==> flow/design.v <==
`timescale 1ns / 1ps
module keycheck(
    input clk,
    input rst_n,
    input key,
    output reg key_v
);
    reg [2:0] key_cnt;
    always @(posedge clk or negedge rst_n) begin
        if (!rst_n)
            key_cnt <= 3'b000;
        else
            key_cnt <= {key_cnt[1:0], key};
    end
    always @(posedge clk or negedge rst_n) begin
        if (!rst_n)
            key_v <= 1'b0;
        else if (key_cnt == 3'b110)
            key_v <= 1'b1;
        else
            key_v <= 1'b0;
    end
endmodule
`timescale 1ns / 1ps
module snack_control(
    input clk,
    input rst_n,
    input key_r,
    input key_l,
    input key_u,
    input key_d,
    input [9:0] box_x,
    input [8:0] box_y,
    input [9:0] x_pos,
    input [8:0] y_pos,
    input [1:0] speed_mode,
    output reg drive,
    output  snack_r,
    output snake_head
    );
    wire key_r1;
    wire key_l1;
    wire key_u1;
    wire key_d1;
    reg [1:0] dir; 
    parameter right = 2'd0;
    parameter left = 2'd1;
    parameter up = 2'd2;
    parameter down = 2'd3;
    keycheck r_keycheck(
        .clk(clk),
        .rst_n(rst_n),
        .key(key_r),
        .key_v(key_r1)
    );
    keycheck l_keycheck(
        .clk(clk),
        .rst_n(rst_n),
        .key(key_l),
        .key_v(key_l1)
    );
    keycheck u_keycheck(
        .clk(clk),
        .rst_n(rst_n),
        .key(key_u),
        .key_v(key_u1)
    );
    keycheck d_keycheck(
        .clk(clk),
        .rst_n(rst_n),
        .key(key_d),
        .key_v(key_d1)
    );
    always @(posedge clk or negedge rst_n)
        if (!rst_n) dir <= right;
        else if (key_r1 && dir != left) dir <= right;
        else if (key_l1 && dir != right) dir <= left;
        else if (key_u1 && dir != down) dir <= up;
        else if (key_d1 && dir != up) dir <= down;
    reg [9:0] snack_x[19:0];
    reg [8:0] snack_y[19:0];
    reg [20:0] cnt_m; 
    reg [20:0]update_time;
    always @( posedge clk or negedge rst_n) begin
    if(!rst_n)
        update_time = 19'd4200;
      else begin
         case (speed_mode)
         2'b00: update_time <= 20'd6200;  
         2'b01: update_time <= 20'd4200;  
         2'b10: update_time <= 20'd3200;  
         endcase
        end
    end
     reg fin;
    always @(posedge clk or negedge rst_n)
        if (!rst_n) cnt_m <= 19'd0;
        else if (fin) cnt_m <= 19'd0;
        else if (cnt_m == update_time) cnt_m <= 19'd0;
        else cnt_m <= cnt_m + 19'd1;
    always @(posedge clk or negedge rst_n)
        if (!rst_n) begin
            snack_x[0] <= 10'd400;
            snack_y[0] <= 10'd300;
        end else if (cnt_m == update_time)
            case (dir)
                right: if (snack_x[0] >= 10'd799) snack_x[0] <= 10'd0;
                       else snack_x[0] <= snack_x[0] + 10'd5;
                left: if (snack_x[0] == 10'd0) snack_x[0] <= 10'd799;
                      else snack_x[0] <= snack_x[0] - 10'd5;
                up: if (snack_y[0] >= 10'd599) snack_y[0] <= 10'd0;
                    else snack_y[0] <= snack_y[0] + 10'd5;
                down: if (snack_y[0] == 10'd0) snack_y[0] <= 10'd599;
                      else snack_y[0] <= snack_y[0] - 10'd5;
            endcase
    always @(posedge clk or negedge rst_n)
        if (!rst_n) begin
            snack_x[1] <= 10'd0;
            snack_y[1] <= 10'd0;
            snack_x[2] <= 10'd0;
            snack_y[2] <= 10'd0;
            snack_x[3] <= 10'd0;
            snack_y[3] <= 10'd0;
            snack_x[4] <= 10'd0;
            snack_y[4] <= 10'd0;
            snack_x[5] <= 10'd0;
            snack_y[5] <= 10'd0;
            snack_x[6] <= 10'd0;
            snack_y[6] <= 10'd0;
            snack_x[7] <= 10'd0;
            snack_y[7] <= 10'd0;
            snack_x[8] <= 10'd0;
            snack_y[8] <= 10'd0;
            snack_x[9] <= 10'd0;
            snack_y[9] <= 10'd0;
            snack_x[10] <= 10'd0;
            snack_y[10] <= 10'd0;
            snack_x[11] <= 10'd0;
            snack_y[11] <= 10'd0;
            snack_x[12] <= 10'd0;
            snack_y[12] <= 10'd0;
            snack_x[13] <= 10'd0;
            snack_y[13] <= 10'd0;
            snack_x[14] <= 10'd0;
            snack_y[14] <= 10'd0;
            snack_x[15] <= 10'd0;
            snack_y[15] <= 10'd0;
            snack_x[16] <= 10'd0;
            snack_y[16] <= 10'd0;
            snack_x[17] <= 10'd0;
            snack_y[17] <= 10'd0;
            snack_x[18] <= 10'd0;
            snack_y[18] <= 10'd0;
            snack_x[19] <= 10'd0;
            snack_y[19] <= 10'd0;
        end else if (cnt_m == update_time) begin
            snack_x[1] <= snack_x[0];
            snack_y[1] <= snack_y[0];
            snack_x[2] <= snack_x[1];
            snack_y[2] <= snack_y[1];
            snack_x[3] <= snack_x[2];
            snack_y[3] <= snack_y[2];
            snack_x[4] <= snack_x[3];
            snack_y[4] <= snack_y[3];
            snack_x[5] <= snack_x[4];
            snack_y[5] <= snack_y[4];
            snack_x[6] <= snack_x[5];
            snack_y[6] <= snack_y[5];
            snack_x[7] <= snack_x[6];
            snack_y[7] <= snack_y[6];
            snack_x[8] <= snack_x[7];
            snack_y[8] <= snack_y[7];
            snack_x[9] <= snack_x[8];
            snack_y[9] <= snack_y[8];
            snack_x[10] <= snack_x[9];
            snack_y[10] <= snack_y[9];
            snack_x[11] <= snack_x[10];
            snack_y[11] <= snack_y[10];
            snack_x[12] <= snack_x[11];
            snack_y[12] <= snack_y[11];
            snack_x[13] <= snack_x[12];
            snack_y[13] <= snack_y[12];
            snack_x[14] <= snack_x[13];
            snack_y[14] <= snack_y[13];
            snack_x[15] <= snack_x[14];
            snack_y[15] <= snack_y[14];
            snack_x[16] <= snack_x[15];
            snack_y[16] <= snack_y[15];
            snack_x[17] <= snack_x[16];
            snack_y[17] <= snack_y[16];
            snack_x[18] <= snack_x[17];
            snack_y[18] <= snack_y[17];
            snack_x[19] <= snack_x[18];
            snack_y[19] <= snack_y[18];
        end
    reg [4:0] length;
    always @(posedge clk or negedge rst_n)
        if (!rst_n) begin
            length <= 5'd1;
            drive <= 1'd0;
        end else if (drive) drive <= 1'd0;
        else if (snack_x[0] >= box_x-10'd10&&snack_x[0]<=box_x+10'd10 && snack_y[0] >= box_y-10'd10&&snack_y[0]<=box_y+10'd10) begin
            drive <= 1'd1;
            if (length < 5'd20) length <= length + 5'd1;
            else length <= length;
        end
    always @(posedge clk or negedge rst_n)
        if (!rst_n) fin <= 1'b0;
        else if ((snack_x[0] == snack_x[1] && snack_y[0] == snack_y[1]) ||
                 (snack_x[0] == snack_x[2] && snack_y[0] == snack_y[2]) ||
                 (snack_x[0] == snack_x[3] && snack_y[0] == snack_y[3]) ||
                 (snack_x[0] == snack_x[4] && snack_y[0] == snack_y[4]) ||
                 (snack_x[0] == snack_x[5] && snack_y[0] == snack_y[5]) ||
                 (snack_x[0] == snack_x[6] && snack_y[0] == snack_y[6]) ||
                 (snack_x[0] == snack_x[7] && snack_y[0] == snack_y[7]) ||
                 (snack_x[0] == snack_x[8] && snack_y[0] == snack_y[8]) ||
                 (snack_x[0] == snack_x[9] && snack_y[0] == snack_y[9]) ||
                 (snack_x[0] == snack_x[10] && snack_y[0] == snack_y[10]) ||
                 (snack_x[0] == snack_x[11] && snack_y[0] == snack_y[11]) ||
                 (snack_x[0] == snack_x[12] && snack_y[0] == snack_y[12]) ||
                 (snack_x[0] == snack_x[13] && snack_y[0] == snack_y[13]) ||
                 (snack_x[0] == snack_x[14] && snack_y[0] == snack_y[14]) ||
                 (snack_x[0] == snack_x[15] && snack_y[0] == snack_y[15]) ||
                 (snack_x[0] == snack_x[16] && snack_y[0] == snack_y[16]) ||
                 (snack_x[0] == snack_x[17] && snack_y[0] == snack_y[17]) ||
                 (snack_x[0] == snack_x[18] && snack_y[0] == snack_y[18]) ||
                 (snack_x[0] == snack_x[19] && snack_y[0] == snack_y[19] )) fin <= 1'b1;
                      assign snack_r = (
                (x_pos >= snack_x[1]-10'd10 && x_pos <= snack_x[1]+10'd10)&&(y_pos >= snack_y[1]-10'd10 && y_pos <= snack_y[1]+10'd10)&&length > 5'd1)||
                ((x_pos >= snack_x[2]-10'd10 && x_pos <= snack_x[2]+10'd10)&&(y_pos >= snack_y[2]-10'd10 && y_pos <= snack_y[2]+10'd10)&&length > 5'd2)||
                ((x_pos >= snack_x[3]-10'd10 && x_pos <= snack_x[3]+10'd10)&&(y_pos >= snack_y[3]-10'd10 && y_pos <= snack_y[3]+10'd10)&&length > 5'd3)||
                ((x_pos >= snack_x[4]-10'd10 && x_pos <= snack_x[4]+10'd10)&&(y_pos >= snack_y[4]-10'd10 && y_pos <= snack_y[4]+10'd10)&&length > 5'd4)||
                ((x_pos >= snack_x[5]-10'd10 && x_pos <= snack_x[5]+10'd10)&&(y_pos >= snack_y[5]-10'd10 && y_pos <= snack_y[5]+10'd10)&&length > 5'd5)||
                ((x_pos >= snack_x[6]-10'd10 && x_pos <= snack_x[6]+10'd10)&&(y_pos >= snack_y[6]-10'd10 && y_pos <= snack_y[6]+10'd10)&&length > 5'd6)||
                ((x_pos >= snack_x[7]-10'd10 && x_pos <= snack_x[7]+10'd10)&&(y_pos >= snack_y[7]-10'd10 && y_pos <= snack_y[7]+10'd10)&&length > 5'd7)||
                ((x_pos >= snack_x[8]-10'd10 && x_pos <= snack_x[8]+10'd10)&&(y_pos >= snack_y[8]-10'd10 && y_pos <= snack_y[8]+10'd10)&&length > 5'd8)||
                ((x_pos >= snack_x[9]-10'd10 && x_pos <= snack_x[9]+10'd10)&&(y_pos >= snack_y[9]-10'd10 && y_pos <= snack_y[9]+10'd10)&&length > 5'd9)||
                ((x_pos >= snack_x[10]-10'd10 && x_pos <= snack_x[10]+10'd10)&&(y_pos >= snack_y[10]-10'd10 && y_pos <= snack_y[10]+10'd10)&&length > 5'd10)||
                ((x_pos >= snack_x[11]-10'd10 && x_pos <= snack_x[11]+10'd10)&&(y_pos >= snack_y[11]-10'd10 && y_pos <= snack_y[11]+10'd10)&&length > 5'd11)||
                ((x_pos >= snack_x[12]-10'd10 && x_pos <= snack_x[12]+10'd10)&&(y_pos >= snack_y[12]-10'd10 && y_pos <= snack_y[12]+10'd10)&&length > 5'd12)||
                ((x_pos >= snack_x[13]-10'd10 && x_pos <= snack_x[13]+10'd10)&&(y_pos >= snack_y[13]-10'd10 && y_pos <= snack_y[13]+10'd10)&&length > 5'd13)||
                ((x_pos >= snack_x[14]-10'd10 && x_pos <= snack_x[14]+10'd10)&&(y_pos >= snack_y[14]-10'd10 && y_pos <= snack_y[14]+10'd10)&&length > 5'd14)||
                ((x_pos >= snack_x[15]-10'd10 && x_pos <= snack_x[15]+10'd10)&&(y_pos >= snack_y[15]-10'd10 && y_pos <= snack_y[15]+10'd10)&&length > 5'd15)||
                ((x_pos >= snack_x[16]-10'd10 && x_pos <= snack_x[16]+10'd10)&&(y_pos >= snack_y[16]-10'd10 && y_pos <= snack_y[16]+10'd10)&&length > 5'd16)||
                ((x_pos >= snack_x[17]-10'd10 && x_pos <= snack_x[17]+10'd10)&&(y_pos >= snack_y[17]-10'd10 && y_pos <= snack_y[17]+10'd10)&&length > 5'd17)||
                ((x_pos >= snack_x[18]-10'd10 && x_pos <= snack_x[18]+10'd10)&&(y_pos >= snack_y[18]-10'd10 && y_pos <= snack_y[18]+10'd10)&&length > 5'd18)||
                ((x_pos >= snack_x[19]-10'd10 && x_pos <= snack_x[19]+10'd10)&&(y_pos >= snack_y[19]-10'd10 && y_pos <= snack_y[19]+10'd10)&&length > 5'd19);
                  assign snake_head=((x_pos >= snack_x[0]-10'd10 && x_pos <= snack_x[0]+10'd10)&&(y_pos >= snack_y[0]-10'd10 && y_pos <= snack_y[0]+10'd10));
endmodule
`timescale 1ns / 1ps
module random(
    input clk,
    input rst_n,
    output reg [8:0] rand_num
    );
    always @(posedge clk or negedge rst_n)
        if (!rst_n) rand_num <= 9'd132;
        else begin
            rand_num[0] <= rand_num[8];
            rand_num[1] <= rand_num[0];
            rand_num[2] <= rand_num[1];
            rand_num[3] <= rand_num[2];
            rand_num[4] <= rand_num[3] ^ rand_num[8];
            rand_num[5] <= rand_num[4] ^ rand_num[8];
            rand_num[6] <= rand_num[5] ^ rand_num[8];
            rand_num[7] <= rand_num[6];
            rand_num[8] <= rand_num[7];
            if (rand_num > 9'd240)
                rand_num <= rand_num % 9'd240;
        end
endmodule
`timescale 1ns / 1ps
module box_create(
    input clk,
    input rst_n,
    input [8:0] rand_num,
    input rand_drive,
    output reg [9:0] rand_x,
    output reg [9:0] rand_y
    );
    reg flag;
    always @(posedge clk or negedge rst_n)
        if (!rst_n) begin
            rand_x <= 9'd300;
            rand_y <= 9'd300;
            flag <= 1'b0;
        end else if (rand_drive) begin
            flag <= 1'b1;
            rand_x <= rand_num;
        end else if (flag == 1'b1) begin
            rand_y <= rand_num;
            flag <= 1'b0;
        end
endmodule
`timescale 1ns / 1ps
module random_box(
    input clk,
    input rst_n,
    input drive,
    output wire [9:0] box_x,
    output wire [9:0] box_y
    );
    wire [8:0] rand_num;
    random U1_random(
        .clk(clk),
        .rst_n(rst_n),
        .rand_num(rand_num)
    );
    wire [9:0] rand_x;
    wire [9:0] rand_y;
    box_create U1_box_create(
        .clk(clk),
        .rst_n(rst_n),
        .rand_num(rand_num),
        .rand_drive(drive),
        .rand_x(rand_x),
        .rand_y(rand_y)
    );
    assign box_x = rand_x;
    assign box_y = rand_y;
endmodule
`timescale 1ns / 1ps
module PS2(
	input clk, rst,
	input ps2_clk, ps2_data,
	output reg up, left, right, down
	);
reg ps2_clk_falg0, ps2_clk_falg1, ps2_clk_falg2;
wire negedge_ps2_clk = !ps2_clk_falg1 & ps2_clk_falg2;
reg negedge_ps2_clk_shift;
reg [9:0] data;
reg data_break, data_done, data_expand;
reg[7:0]temp_data;
reg[3:0]num;
always@(posedge clk or posedge rst)begin
	if(rst)begin
		ps2_clk_falg0<=1'b0;
		ps2_clk_falg1<=1'b0;
		ps2_clk_falg2<=1'b0;
	end
	else begin
		ps2_clk_falg0<=ps2_clk;
		ps2_clk_falg1<=ps2_clk_falg0;
		ps2_clk_falg2<=ps2_clk_falg1;
	end
end
always@(posedge clk or posedge rst)begin
	if(rst)
		num<=4'd0;
	else if (num==4'd11)
		num<=4'd0;
	else if (negedge_ps2_clk)
		num<=num+1'b1;
end
always@(posedge clk)begin
	negedge_ps2_clk_shift<=negedge_ps2_clk;
end
always@(posedge clk or posedge rst)begin
	if(rst)
		temp_data<=8'd0;
	else if (negedge_ps2_clk_shift)begin
		case(num)
			4'd2 : temp_data[0]<=ps2_data;
			4'd3 : temp_data[1]<=ps2_data;
			4'd4 : temp_data[2]<=ps2_data;
			4'd5 : temp_data[3]<=ps2_data;
			4'd6 : temp_data[4]<=ps2_data;
			4'd7 : temp_data[5]<=ps2_data;
			4'd8 : temp_data[6]<=ps2_data;
			4'd9 : temp_data[7]<=ps2_data;
			default: temp_data<=temp_data;
		endcase
	end
	else temp_data<=temp_data;
end
always@(posedge clk or posedge rst)begin
	if(rst)begin
		data_break<=1'b0;
		data<=10'd0;
		data_done<=1'b0;
		data_expand<=1'b0;
	end
	else if(num==4'd11)begin
		if(temp_data==8'hE0)begin
			data_expand<=1'b1;
		end
		else if(temp_data==8'hF0)begin
			data_break<=1'b1;
		end
		else begin
			data<={data_expand,data_break,temp_data};
			data_done<=1'b1;
			data_expand<=1'b0;
			data_break<=1'b0;
		end
	end
	else begin
		data<=data;
		data_done<=1'b0;
		data_expand<=data_expand;
		data_break<=data_break;
	end
end
always @(posedge clk or posedge rst) begin
	if (rst) begin
		up <= 1'b0; left <= 1'b0; right <= 1'b0; down <= 1'b0;
	end
	else case (data)
        10'h275:down <= 1;
        10'h375:down <= 0;
        10'h26B:left <= 1;
        10'h36B:left <= 0;
        10'h274:right <= 1;
        10'h374:right <= 0;
        10'h272:up<=1;
        10'h372:up<=0;
    endcase
end
endmodule
`timescale 1ns / 1ps
module VGA(
	input clk,                    
	input rst,
	input [11:0]Din,			 
	output reg [8:0]row,		 
	output reg [9:0]col,		 
	output reg rdn,			 
	output reg [3:0]R, G, B, 
	output reg HS, VS			 
   );
reg [9:0] h_count;  
	always @ (posedge clk) begin
		if (rst)  h_count <= 10'h0;
		else if  (h_count == 10'd799)
					 h_count <= 10'h0;
			  else h_count <= h_count + 10'h1;
	end
reg [9:0] v_count;  
	always @ (posedge clk or posedge rst) begin
		if (rst)  v_count <= 10'h0;
		else if  (h_count == 10'd799) begin
					if (v_count == 10'd524) v_count <= 10'h0;
					else v_count <= v_count + 10'h1;
		end
	end
wire	[9:0] row_addr = v_count - 10'd35;		 
wire	[9:0] col_addr = h_count - 10'd143;		 
wire			h_sync = (h_count > 10'd95);		 
wire			v_sync = (v_count > 10'd1);		 
wire			read   = (h_count > 10'd142) &&	 
							(h_count < 10'd783) &&	 
							(v_count > 10'd34)  &&	 
							(v_count < 10'd525);		 
always @ (posedge clk) begin
	row <= row_addr[8:0];	 
	col <= col_addr;			 
	rdn <= ~read;				 
	HS  <= h_sync;				 
	VS  <= v_sync;				 
	R   <= rdn ? 4'h0 : Din[3:0];		 
	G	 <= rdn ? 4'h0 : Din[7:4];		 
	B	 <= rdn ? 4'h0 : Din[11:8];	 
end
endmodule
`timescale 1ns / 1ps
module draw_snake(
    input clk,
    input rdn,
    input [8:0] row,
    input [9:0] col,
    input rst_n,
    input [9:0] box_x,
    input [8:0] box_y,
    output reg [11:0] pixel,
    input snake_r,
    input snake_head
    );
    parameter RED = 12'b0000_0000_1111;
    parameter GREEN = 12'b0000_1111_0000;
    parameter BLUE = 12'b1111_0000_0000;
    parameter YELLOW = 12'b0000_1111_1111;
    always @(posedge clk ) begin
        if (rst_n==0) pixel <= YELLOW;
        else if (!rdn) begin 
        if(snake_head) pixel<=YELLOW;
          else  if (snake_r) pixel <= GREEN; 
            else if (col >= box_x-10'd10 &&col<=box_x+10'd10 && row>=box_y-10'd10&& row<=box_y+10'd10) pixel <= RED; 
            else pixel <= 12'h000; 
        end
    end
endmodule
`timescale 1ns / 1ps
module Bpmusic(
input key,
input clk,
output reg beep
);
reg [15:0] cnt;
reg [15:0] prediv;
reg [12:0] delay;
always @(posedge clk) begin
if (key == 1'b1) begin
	beep <= 1'b0;
	delay <= 13'd0;
	cnt <= 16'd0;
	prediv <= 16'hBA9E;
end
else begin
	cnt <= cnt + 1'b1;
	if (cnt == prediv) begin
		beep <= ~beep;
		cnt <= 0;
		delay <= delay +1'b1;
		case(delay)
			13'd1000:prediv <= 16'hA648;
			13'd2000:prediv <= 16'h941F;
			13'd3000:prediv <= 16'h8BCF;
			13'd4000:prediv <= 16'h7C90;
			13'd5000:prediv <= 16'h6EFA;
			13'd6000:prediv <= 16'h62DD;
			13'd7000:begin
				prediv <= 16'hBA9E;
				delay <= 13'd0;
				end
			default : prediv <= prediv;
			endcase
	end
end 
end
endmodule
`timescale 1ns / 1ps
module snack(
    input ps2_data,
    input ps2_clk,
    input clk,
    input [1:0] speed_mode,
    input rst_n,
    input key,
    output hsync,
    output vsync,
    output beep,
    output [3:0] vga_r,
    output [3:0] vga_g,
    output [3:0] vga_b
    );
    wire key_r,key_l,key_u,key_d;
    PS2 ps2(.clk(clk),.rst(!rst_n),.ps2_clk(ps2_clk),.ps2_data(ps2_data),.up(key_u),.left(key_l),.right(key_r),.down(key_d));
    wire [9:0] col;
    wire [8:0] row;
    wire [9:0] box_x;
    wire [8:0] box_y;
    wire drive;
    wire snake_r;
    wire snake_head;
    snack_control u1_snack_control(
        .clk(clk),
        .rst_n(rst_n),
        .key_r(key_r),
        .key_l(key_l),
        .key_u(key_u),
        .key_d(key_d),
        .box_x(box_x),
        .box_y(box_y),
        .x_pos(col),
        .y_pos(row),
        .speed_mode(speed_mode),
        .drive(drive),
        .snack_r(snake_r),
        .snake_head(snake_head)
                  );
    random_box u1_random_box(
        .clk(clk),
        .rst_n(rst_n),
        .drive(drive), 
        .box_x(box_x), 
        .box_y(box_y)
    );
    wire [11:0] pixel;
    wire rdn;
    reg control_signal;
    wire [3:0]vga_r1;
    wire [3:0]vga_g1;
    wire [3:0]vga_b1;
    wire hsync1;
    wire vsync1;
    wire [3:0]vga_r2;
    wire [3:0]vga_g2;
    wire [3:0]vga_b2;
    wire hsync2;
    wire vsync2;
    VGA vga0(
        .clk(clk),
        .rst(!rst_n),
        .R(vga_r1),
        .G(vga_g1),
        .B(vga_b1),
        .HS(hsync1),
        .VS(vsync1),
        .row(row),
        .col(col),
        .rdn(rdn),
        .Din(pixel)
    );
    assign vga_r2 = 4'h0;
    assign vga_g2 = 4'h0;
    assign vga_b2 = 4'h0;
    assign hsync2 = 1'b0;
    assign vsync2 = 1'b0;
    draw_snake draw(
        .clk(clk),
        .rdn(rdn),
        .row(row),
        .col(col),
        .rst_n(rst_n),
        .box_x(box_x),
        .box_y(box_y),
        .pixel(pixel),
        .snake_r(snake_r),
        .snake_head(snake_head)
    );
    always @(posedge clk or negedge rst_n) begin
        if (!rst_n) begin
            control_signal <= 1'b0;  
        end else begin
            control_signal <=1'b1;
        end
    end
    assign vga_r = control_signal ? vga_r1 : vga_r2;
    assign vga_g = control_signal ? vga_g1 : vga_g2;
    assign vga_b = control_signal ? vga_b1 : vga_b2;
    assign hsync = control_signal ? hsync1 : hsync2;
    assign vsync = control_signal ? vsync1 : vsync2;
    Bpmusic music (
    .clk(clk),
    .key(key),
    .beep(beep)
    );
endmodule
Wiki page: snack / tool data

**Step by step through the tools: snack**

Tool output for the design above before and after an edit, in the order of the flow.
Lines under "original" count in the file above, lines under "edited" in the edited file.
"difference" is "edited" less "original", of the values as shown.
Library cell names are shortened.
A cell with -- has no value.

- Top: snack
- Clock port: clk
- Cell library: sky130hd
- Corner: tt_025C_1v80

**Edit of the RTL**

The edit as a unified diff against the file above.
The edit is scripted, without regard to the design's behaviour, which it may alter; it was not made to optimise anything.

```diff
@@ -453,5 +453,4 @@
 							(v_count < 10'd525);		 
 always @ (posedge clk) begin
-	row <= row_addr[8:0];	 
 	col <= col_addr;			 
 	rdn <= ~read;				 
@@ -462,4 +461,5 @@
 	B	 <= rdn ? 4'h0 : Din[11:8];	 
 end
+always @(*) row = row_addr[8:0];
 endmodule
 `timescale 1ns / 1ps
```

**Word-level counts**

Yosys after proc, flatten, opt, wreduce and memory -nomap, before mapping. Print and check cells are not counted. Equal cells are merged and count once.

Storage and ports:

| what | original | edited | difference |
|---|---|---|---|
| cells after elaboration | 630 | 629 | -1 |
| bits of input ports | 7 | 7 | 0 |
| register bits after elaboration | 620 | 611 | -9 |
| output and inout bits | 15 | 15 | 0 |

Cells by class:

| what | original | edited | difference |
|---|---|---|---|
| magnitude comparators | 117 | 117 | 0 |
| eq/ne operators | 81 | 81 | 0 |
| $add $sub $neg | 97 | 97 | 0 |
| reduce/logical cells | 181 | 181 | 0 |
| muxes and demuxes | 49 | 49 | 0 |
| divide/modulo/power cells | 1 | 1 | 0 |
| bitwise gates (word level) | 10 | 10 | 0 |

Operators with widths:

| cell | original | edited | difference |
|---|---|---|---|
| 1-bit logical AND | 111 | 111 | 0 |
| 1-bit logical OR | 36 | 36 | 0 |
| 9-bit by 4-bit adder with 10-bit output (second input constant) | 22 | 22 | 0 |
| 10-bit greater-or-equal comparator | 22 | 22 | 0 |
| 9-bit by 10-bit greater-or-equal comparator with 1-bit output | 22 | 22 | 0 |
| 10-bit less-or-equal comparator | 22 | 22 | 0 |
| 9-bit by 10-bit less-or-equal comparator with 1-bit output | 22 | 22 | 0 |
| 9-bit by 4-bit subtractor with 10-bit output (second input constant) | 22 | 22 | 0 |
| 1-bit two-way mux | 21 | 21 | 0 |
| 10-bit by 4-bit adder with 10-bit output (second input constant) | 20 | 20 | 0 |
| 10-bit by 4-bit subtractor with 10-bit output (second input constant) | 20 | 20 | 0 |
| 10-bit == test | 19 | 19 | 0 |
| 9-bit == test | 19 | 19 | 0 |
| 2-bit AND reduction | 14 | 14 | 0 |
| 10-bit == test (second input constant) | 10 | 10 | 0 |
| 5-bit by 4-bit greater-than comparator with 1-bit output (second input constant) | 8 | 8 | 0 |
| 2-bit nonzero test | 8 | 8 | 0 |
| 4-bit two-way mux | 6 | 6 | 0 |
| 1-bit inverter | 6 | 6 | 0 |
| 3-bit == test (second input constant) | 4 | 4 | 0 |
| 4-bit by 3-bit == test with 1-bit output (second input constant) | 4 | 4 | 0 |
| 5-bit by 3-bit greater-than comparator with 1-bit output (second input constant) | 4 | 4 | 0 |
| 5-bit greater-than comparator (second input constant) | 4 | 4 | 0 |
| 2-bit two-way mux | 4 | 4 | 0 |
| 1-bit case mux with 2-bit select | 4 | 4 | 0 |
| 13-bit == test (second input constant) | 3 | 3 | 0 |
| 2-bit == test (second input constant) | 3 | 3 | 0 |
| 4-bit == test (second input constant) | 3 | 3 | 0 |

The list need not be complete.

**Longest topological paths**

Yosys ltp: most cells in a row. Word level: on the elaborated netlist, between registers, memories and ports. Mapped: between sequential cells and ports; inverters and the memories' decode and read muxes count.

Logic depth:

| what | original | edited | difference |
|---|---|---|---|
| depth after elaboration | 25 | 25 | 0 |
| ABC_AREA | 0 | 0 | -- |
| gate-level depth with buffers | 16 | 17 | +1 |
| mapped depth without buffers | 16 | 16 | 0 |

**After synthesis**

Yosys stat after the flow's synthesis: flattened, memories mapped to cells. It holds for the ABC_AREA given above (unset counts as 0); a run with the other value may have another netlist.

Cell types:

| cell type | original | edited | difference |
|---|---|---|---|
| a21oi_1 | 251 | 287 | +36 |
| nand2_1 | 1204 | 1180 | -24 |
| and3_1 | 51 | 32 | -19 |
| ha_1 | 868 | 851 | -17 |
| nor4_1 | 111 | 96 | -15 |
| buf_2 | 2 | 14 | +12 |
| a21o_1 | 89 | 99 | +10 |
| nand2b_1 | 52 | 62 | +10 |
| dfxtp_1 | 83 | 74 | -9 |
| nor2b_1 | 78 | 87 | +9 |
| clkbuf_1 | 366 | 358 | -8 |
| inv_1 | 227 | 235 | +8 |
| a32oi_1 | 11 | 4 | -7 |
| nor3_1 | 111 | 116 | +5 |
| o211ai_1 | 38 | 33 | -5 |
| a2111oi_0 | 33 | 28 | -5 |
| nand3_1 | 141 | 145 | +4 |
| a211oi_1 | 49 | 45 | -4 |

The list need not be complete.

Mapped netlist:

| what | original | edited | difference |
|---|---|---|---|
| flip-flop cells | 584 | 575 | -9 |
| cell area after synthesis (µm²) | 54982.7 | 54767.5 | -215.2 |
| sequential part of the area (µm²) | 14223.6 | 14043.5 | -180.1 |
| mapped cells | 6698 | 6689 | -9 |
| buffers | 445 | 452 | +7 |

By module: a second synthesis without flattening, with its own total; a netlist apart from the flattened one above.

Second synthesis, totals:

| what | original | edited | difference |
|---|---|---|---|
| cells (unflattened synthesis) | 6872 | 6872 | 0 |
| area (unflattened synthesis) (µm²) | 56621.8 | 56646.8 | +25.0 |

Rows give one instance, submodules left out.

By module, original:

| module | cells | times used | sequential area (µm²) | area (µm²) |
|---|---|---|---|---|
| snack_control | 5925 | 1 | 10397.5 | 47176.5 |
| Bpmusic | 311 | 1 | 920.9 | 2592.5 |
| VGA | 210 | 1 | 1131.1 | 2162.1 |
| draw_snake | 191 | 1 | 40.0 | 1448.9 |
| PS2 | 112 | 1 | 795.8 | 1431.4 |
| box_create | 43 | 1 | 485.5 | 777.0 |
| random | 42 | 1 | 227.7 | 454.2 |
| keycheck | 5 | 4 | 100.1 | 108.9 |
| snack | 18 | 1 | 25.0 | 143.9 |
| random_box | 0 | 1 | 0.0 | 0.0 |

By module, edited:

| module | cells | times used | sequential area (µm²) | area (µm²) |
|---|---|---|---|---|
| snack_control | 5939 | 1 | 10397.5 | 47360.4 |
| Bpmusic | 311 | 1 | 920.9 | 2592.5 |
| VGA | 196 | 1 | 950.9 | 2003.2 |
| draw_snake | 191 | 1 | 40.0 | 1448.9 |
| PS2 | 112 | 1 | 795.8 | 1431.4 |
| box_create | 43 | 1 | 485.5 | 777.0 |
| random | 42 | 1 | 227.7 | 454.2 |
| keycheck | 5 | 4 | 100.1 | 108.9 |
| snack | 18 | 1 | 25.0 | 143.9 |
| random_box | 0 | 1 | 0.0 | 0.0 |

**Timing after synthesis**

OpenSTA on the mapped netlist: ideal clock, no wires. The path of least setup slack (recovery checks aside). Input and output delay are each 20% of the period. Register names are those of the netlist, which keeps one name where synthesis merged equal registers.

Timing post-synthesis:

| what | original | edited | difference |
|---|---|---|---|
| kind | in2reg | in2reg | -- |
| from | input port key | input port key | -- |
| to | register music.cnt[10] | register music.cnt[10] | -- |
| arrival time (ns) | 8.772 | 8.907 | +0.135 |
| buffers on the path | 2 | 3 | +1 |
| required time (ns) | 39.872 | 39.872 | 0.000 |
| stages on the path | 5 | 5 | 0 |
| period (ns) | 40.0 | 40.0 | 0.0 |
| external input delay (ns) | 8.000 | 8.000 | 0.000 |
| setup time (ns) | 0.128 | 0.128 | 0.000 |
| path slack (ns) | 31.100 | 30.965 | -0.135 |
| time at the first pin (ns) | 8.000 | 8.000 | 0.000 |
| path delay (ns) | 0.900 | 1.035 | +0.135 |
| synthesis period reached (ns) | 8.9 | 9.035 | +0.135 |

"path delay" is the arrival time less input delay plus setup time.
"stages on the path": output pins that drive a net of the path, with the launching flip-flop's if there is one; two outputs of one cell count as two.
"synthesis period reached" is the clock period less the worst setup slack; recovery checks do not enter. This is arithmetic on one report: input and output delays are still those of the set period (20% each).
Between the ends stands the longest chain of elaborated cells between them, by number of cells; it is not shown to be the way that was timed. Of several equally long chains one is given.
Each line given opens the expression or statement behind the cell; cells for indexed reads and writes are added by Yosys, which also makes memories of some case tables.
At most two assigning lines are given for a register; there are more.

Between the ends, post-synthesis, original:
- Cell sequence: clkbuf_1 > inv_1 > nand2_1 > clkbuf_1 > nor2_1
- Cells in the longest elaborated chain: 1
- Elaborated cells between the ends (all ways): 1
- Source lines of those cells: 0
- Classes of those cells: reduce/logical: 1

Ends and longest elaborated chain, post-synthesis, original:

| what | line | RTL |
|---|---|---|
| start, declared | 538 | `input key,` |
| 2-bit OR reduction | -- |  |
| end, assigned | 505 | `cnt <= 16'd0;` |
| end, assigned | 509 | `cnt <= cnt + 1'b1;` |
| end, declared | 498 | `reg [15:0] cnt;` |

Between the ends, post-synthesis, edited:
- Cell sequence: clkbuf_1 > or2_2 > clkbuf_1 > clkbuf_1 > nor2_1
- Cells in the longest elaborated chain: 1
- Elaborated cells between the ends (all ways): 1
- Source lines of those cells: 0
- Classes of those cells: reduce/logical: 1

Ends and longest elaborated chain, post-synthesis, edited:

| what | line | RTL |
|---|---|---|
| start, declared | 538 | `input key,` |
| 2-bit OR reduction | -- |  |
| end, assigned | 505 | `cnt <= 16'd0;` |
| end, assigned | 509 | `cnt <= cnt + 1'b1;` |
| end, declared | 498 | `reg [15:0] cnt;` |

**Worst path after layout**

Path of least setup slack in the final report of each run of pair A (OpenROAD, finished layout, wires in). Where an end is a register, its clock arrival counts in the times.

Timing after layout:

| what | original | edited | difference |
|---|---|---|---|
| kind | reg2reg | reg2reg | -- |
| from | register vga0.row[5] | register vga0.v_count[0] | -- |
| to | register draw.pixel[6] | register draw.pixel[3] | -- |
| path slack (ns) | 5.80 | 5.29 | -0.51 |
| time at the first pin (ns) | 0.70 | 0.68 | -0.02 |
| period (ns) | 10.3 | 10.3 | 0.0 |
| setup time (ns) | 0.11 | 0.10 | -0.01 |
| stages on the path | 11 | 18 | +7 |
| arrival time (ns) | 5.10 | 5.60 | +0.50 |
| required time (ns) | 10.90 | 10.89 | -0.01 |
| buffers on the path | 1 | 3 | +2 |

Between the ends stands the longest chain of elaborated cells between them, by number of cells; it is not shown to be the way that was timed. Of several equally long chains one is given.
At most two assigning lines are given for a register; there are more.

Between the ends, after layout, original:
- Cell sequence: dfxtp_2 > buf_4 > ha_1 > a211oi_1 > a31oi_1 > a2111oi_2 > or4_1 > nand4_1 > or4_1 > or3_1 > o32a_1
- Cells in the longest elaborated chain: 24
- Elaborated cells between the ends (all ways): 119
- Source lines of those cells: 23
- Classes of those cells: compare: 40; mux: 2; reduce/logical: 77

Ends and longest elaborated chain, after layout, original:

| what | line | RTL |
|---|---|---|
| start, declared | 425 | `output reg [8:0]row,` |
| start, assigned | 455 | `row <= row_addr[8:0];` |
| 9-bit by 10-bit greater-or-equal comparator with 1-bit output | 229 | `(x_pos >= snack_x[1]-10'd10 && x_pos <= snack_x[1]+10'd10)&&(y_pos >= snack_y[1]-10'd10 && y_pos <= snack_y[1] ...` |
| 1-bit logical AND (3 in a row) | 229 |  |
| 1-bit logical OR (18 in a row) | 228 | `assign snack_r = (` |
| 12-bit two-way mux | 486 | `else  if (snake_r) pixel <= GREEN;` |
| 12-bit two-way mux | 485 | `if(snake_head) pixel<=YELLOW;` |
| end, assigned | 485 |  |
| end, assigned | 486 |  |
| end, declared | 474 | `output reg [11:0] pixel,` |

Between the ends, after layout, edited:
- Cell sequence: dfrtp_2 > buf_4 > ha_1 > o21ai_0 > nand2_1 > xnor2_2 > buf_4 > ha_1 > or4_1 > a21oi_1 > o21ai_0 > a21oi_1 > nor3_1 > nor4b_1 > buf_4 > a2111oi_4 > and3_1 > a21bo_1
- Cells in the longest elaborated chain: 25
- Elaborated cells between the ends (all ways): 125
- Source lines of those cells: 25
- Classes of those cells: add/sub: 1; compare: 42; mux: 3; reduce/logical: 79

Ends and longest elaborated chain, after layout, edited:

| what | line | RTL |
|---|---|---|
| start, declared | 438 | `reg [9:0] v_count;` |
| start, assigned | 440 | `if (rst) v_count <= 10'h0;` |
| start, assigned | 443 | `else v_count <= v_count + 10'h1;` |
| 9-bit by 6-bit subtractor with 9-bit output | 446 | `wire [9:0] row_addr = v_count - 10'd35;` |
| 9-bit by 10-bit greater-or-equal comparator with 1-bit output | 229 | `(x_pos >= snack_x[1]-10'd10 && x_pos <= snack_x[1]+10'd10)&&(y_pos >= snack_y[1]-10'd10 && y_pos <= snack_y[1] ...` |
| 1-bit logical AND (3 in a row) | 229 |  |
| 1-bit logical OR (18 in a row) | 228 | `assign snack_r = (` |
| 12-bit two-way mux | 486 | `else  if (snake_r) pixel <= GREEN;` |
| 12-bit two-way mux | 485 | `if(snake_head) pixel<=YELLOW;` |
| end, assigned | 485 |  |
| end, assigned | 486 |  |
| end, declared | 474 | `output reg [11:0] pixel,` |

**Layout results**

Both versions went through the flow (Yosys, OpenROAD) with the same settings in each pair. Constraints: input delay and output delay 20% of the set period each, output load 0.01 pF.

Flow settings, pair A:
- period_ns: 10.3
- CAP_MARGIN: 20
- CORE_MARGIN: 2
- CORE_UTILIZATION: 40
- SLEW_MARGIN: 20

Measured results, pair A:

| what | original | edited | difference |
|---|---|---|---|
| worst setup slack after layout (ns) | 5.801 | 5.290 | -0.511 |
| final worst hold slack (ns) | 0.366 | 0.355 | -0.011 |
| total negative slack (ns) | 0.000 | 0.000 | 0.000 |
| area of the die (µm²) | 140438.0 | 139895.0 | -543.0 |
| period reached (ns) | 4.499 | 5.010 | +0.511 |
| total power of the final layout (mW) | 6.934 | 6.288 | -0.646 |
| final utilization | 0.432 | 0.432 | 0.000 |
| synthesis area (µm²) | 54982.7 | 54767.5 | -215.2 |
| standard-cell area after layout (µm²) | 59150.5 | 58622.5 | -528.0 |

Flow settings, pair B:
- CORE_ASPECT_RATIO: 0.75
- CORE_UTILIZATION: 57
- CTS_CLUSTER_SIZE: 30
- GPL_TIMING_DRIVEN: 1
- PLACE_DENSITY_LB_ADDON: 0.09
- SETUP_SLACK_MARGIN: 3.62
- TNS_END_PERCENT: 90
- period_ns: 12.4
- CAP_MARGIN: 20
- CORE_MARGIN: 2
- SLEW_MARGIN: 20

Measured results, pair B:

| what | original | edited | difference |
|---|---|---|---|
| worst setup slack after layout (ns) | 7.828 | 7.141 | -0.687 |
| final worst hold slack (ns) | 0.360 | 0.355 | -0.005 |
| total negative slack (ns) | 0.000 | 0.000 | 0.000 |
| area of the die (µm²) | 98987.1 | 98604.7 | -382.4 |
| period reached (ns) | 4.572 | 5.259 | +0.687 |
| total power of the final layout (mW) | 5.543 | 5.090 | -0.453 |
| final utilization | 0.609 | 0.605 | -0.004 |
| synthesis area (µm²) | 54982.7 | 54767.5 | -215.2 |
| standard-cell area after layout (µm²) | 58070.7 | 57685.3 | -385.4 |

"period reached" is the run's clock period less its worst setup slack. It is reckoned from that one timing run; input and output delays stay at 20% of the period that was set.
"total power of the final layout" is the tool's figure for a default switching activity; nothing was simulated.
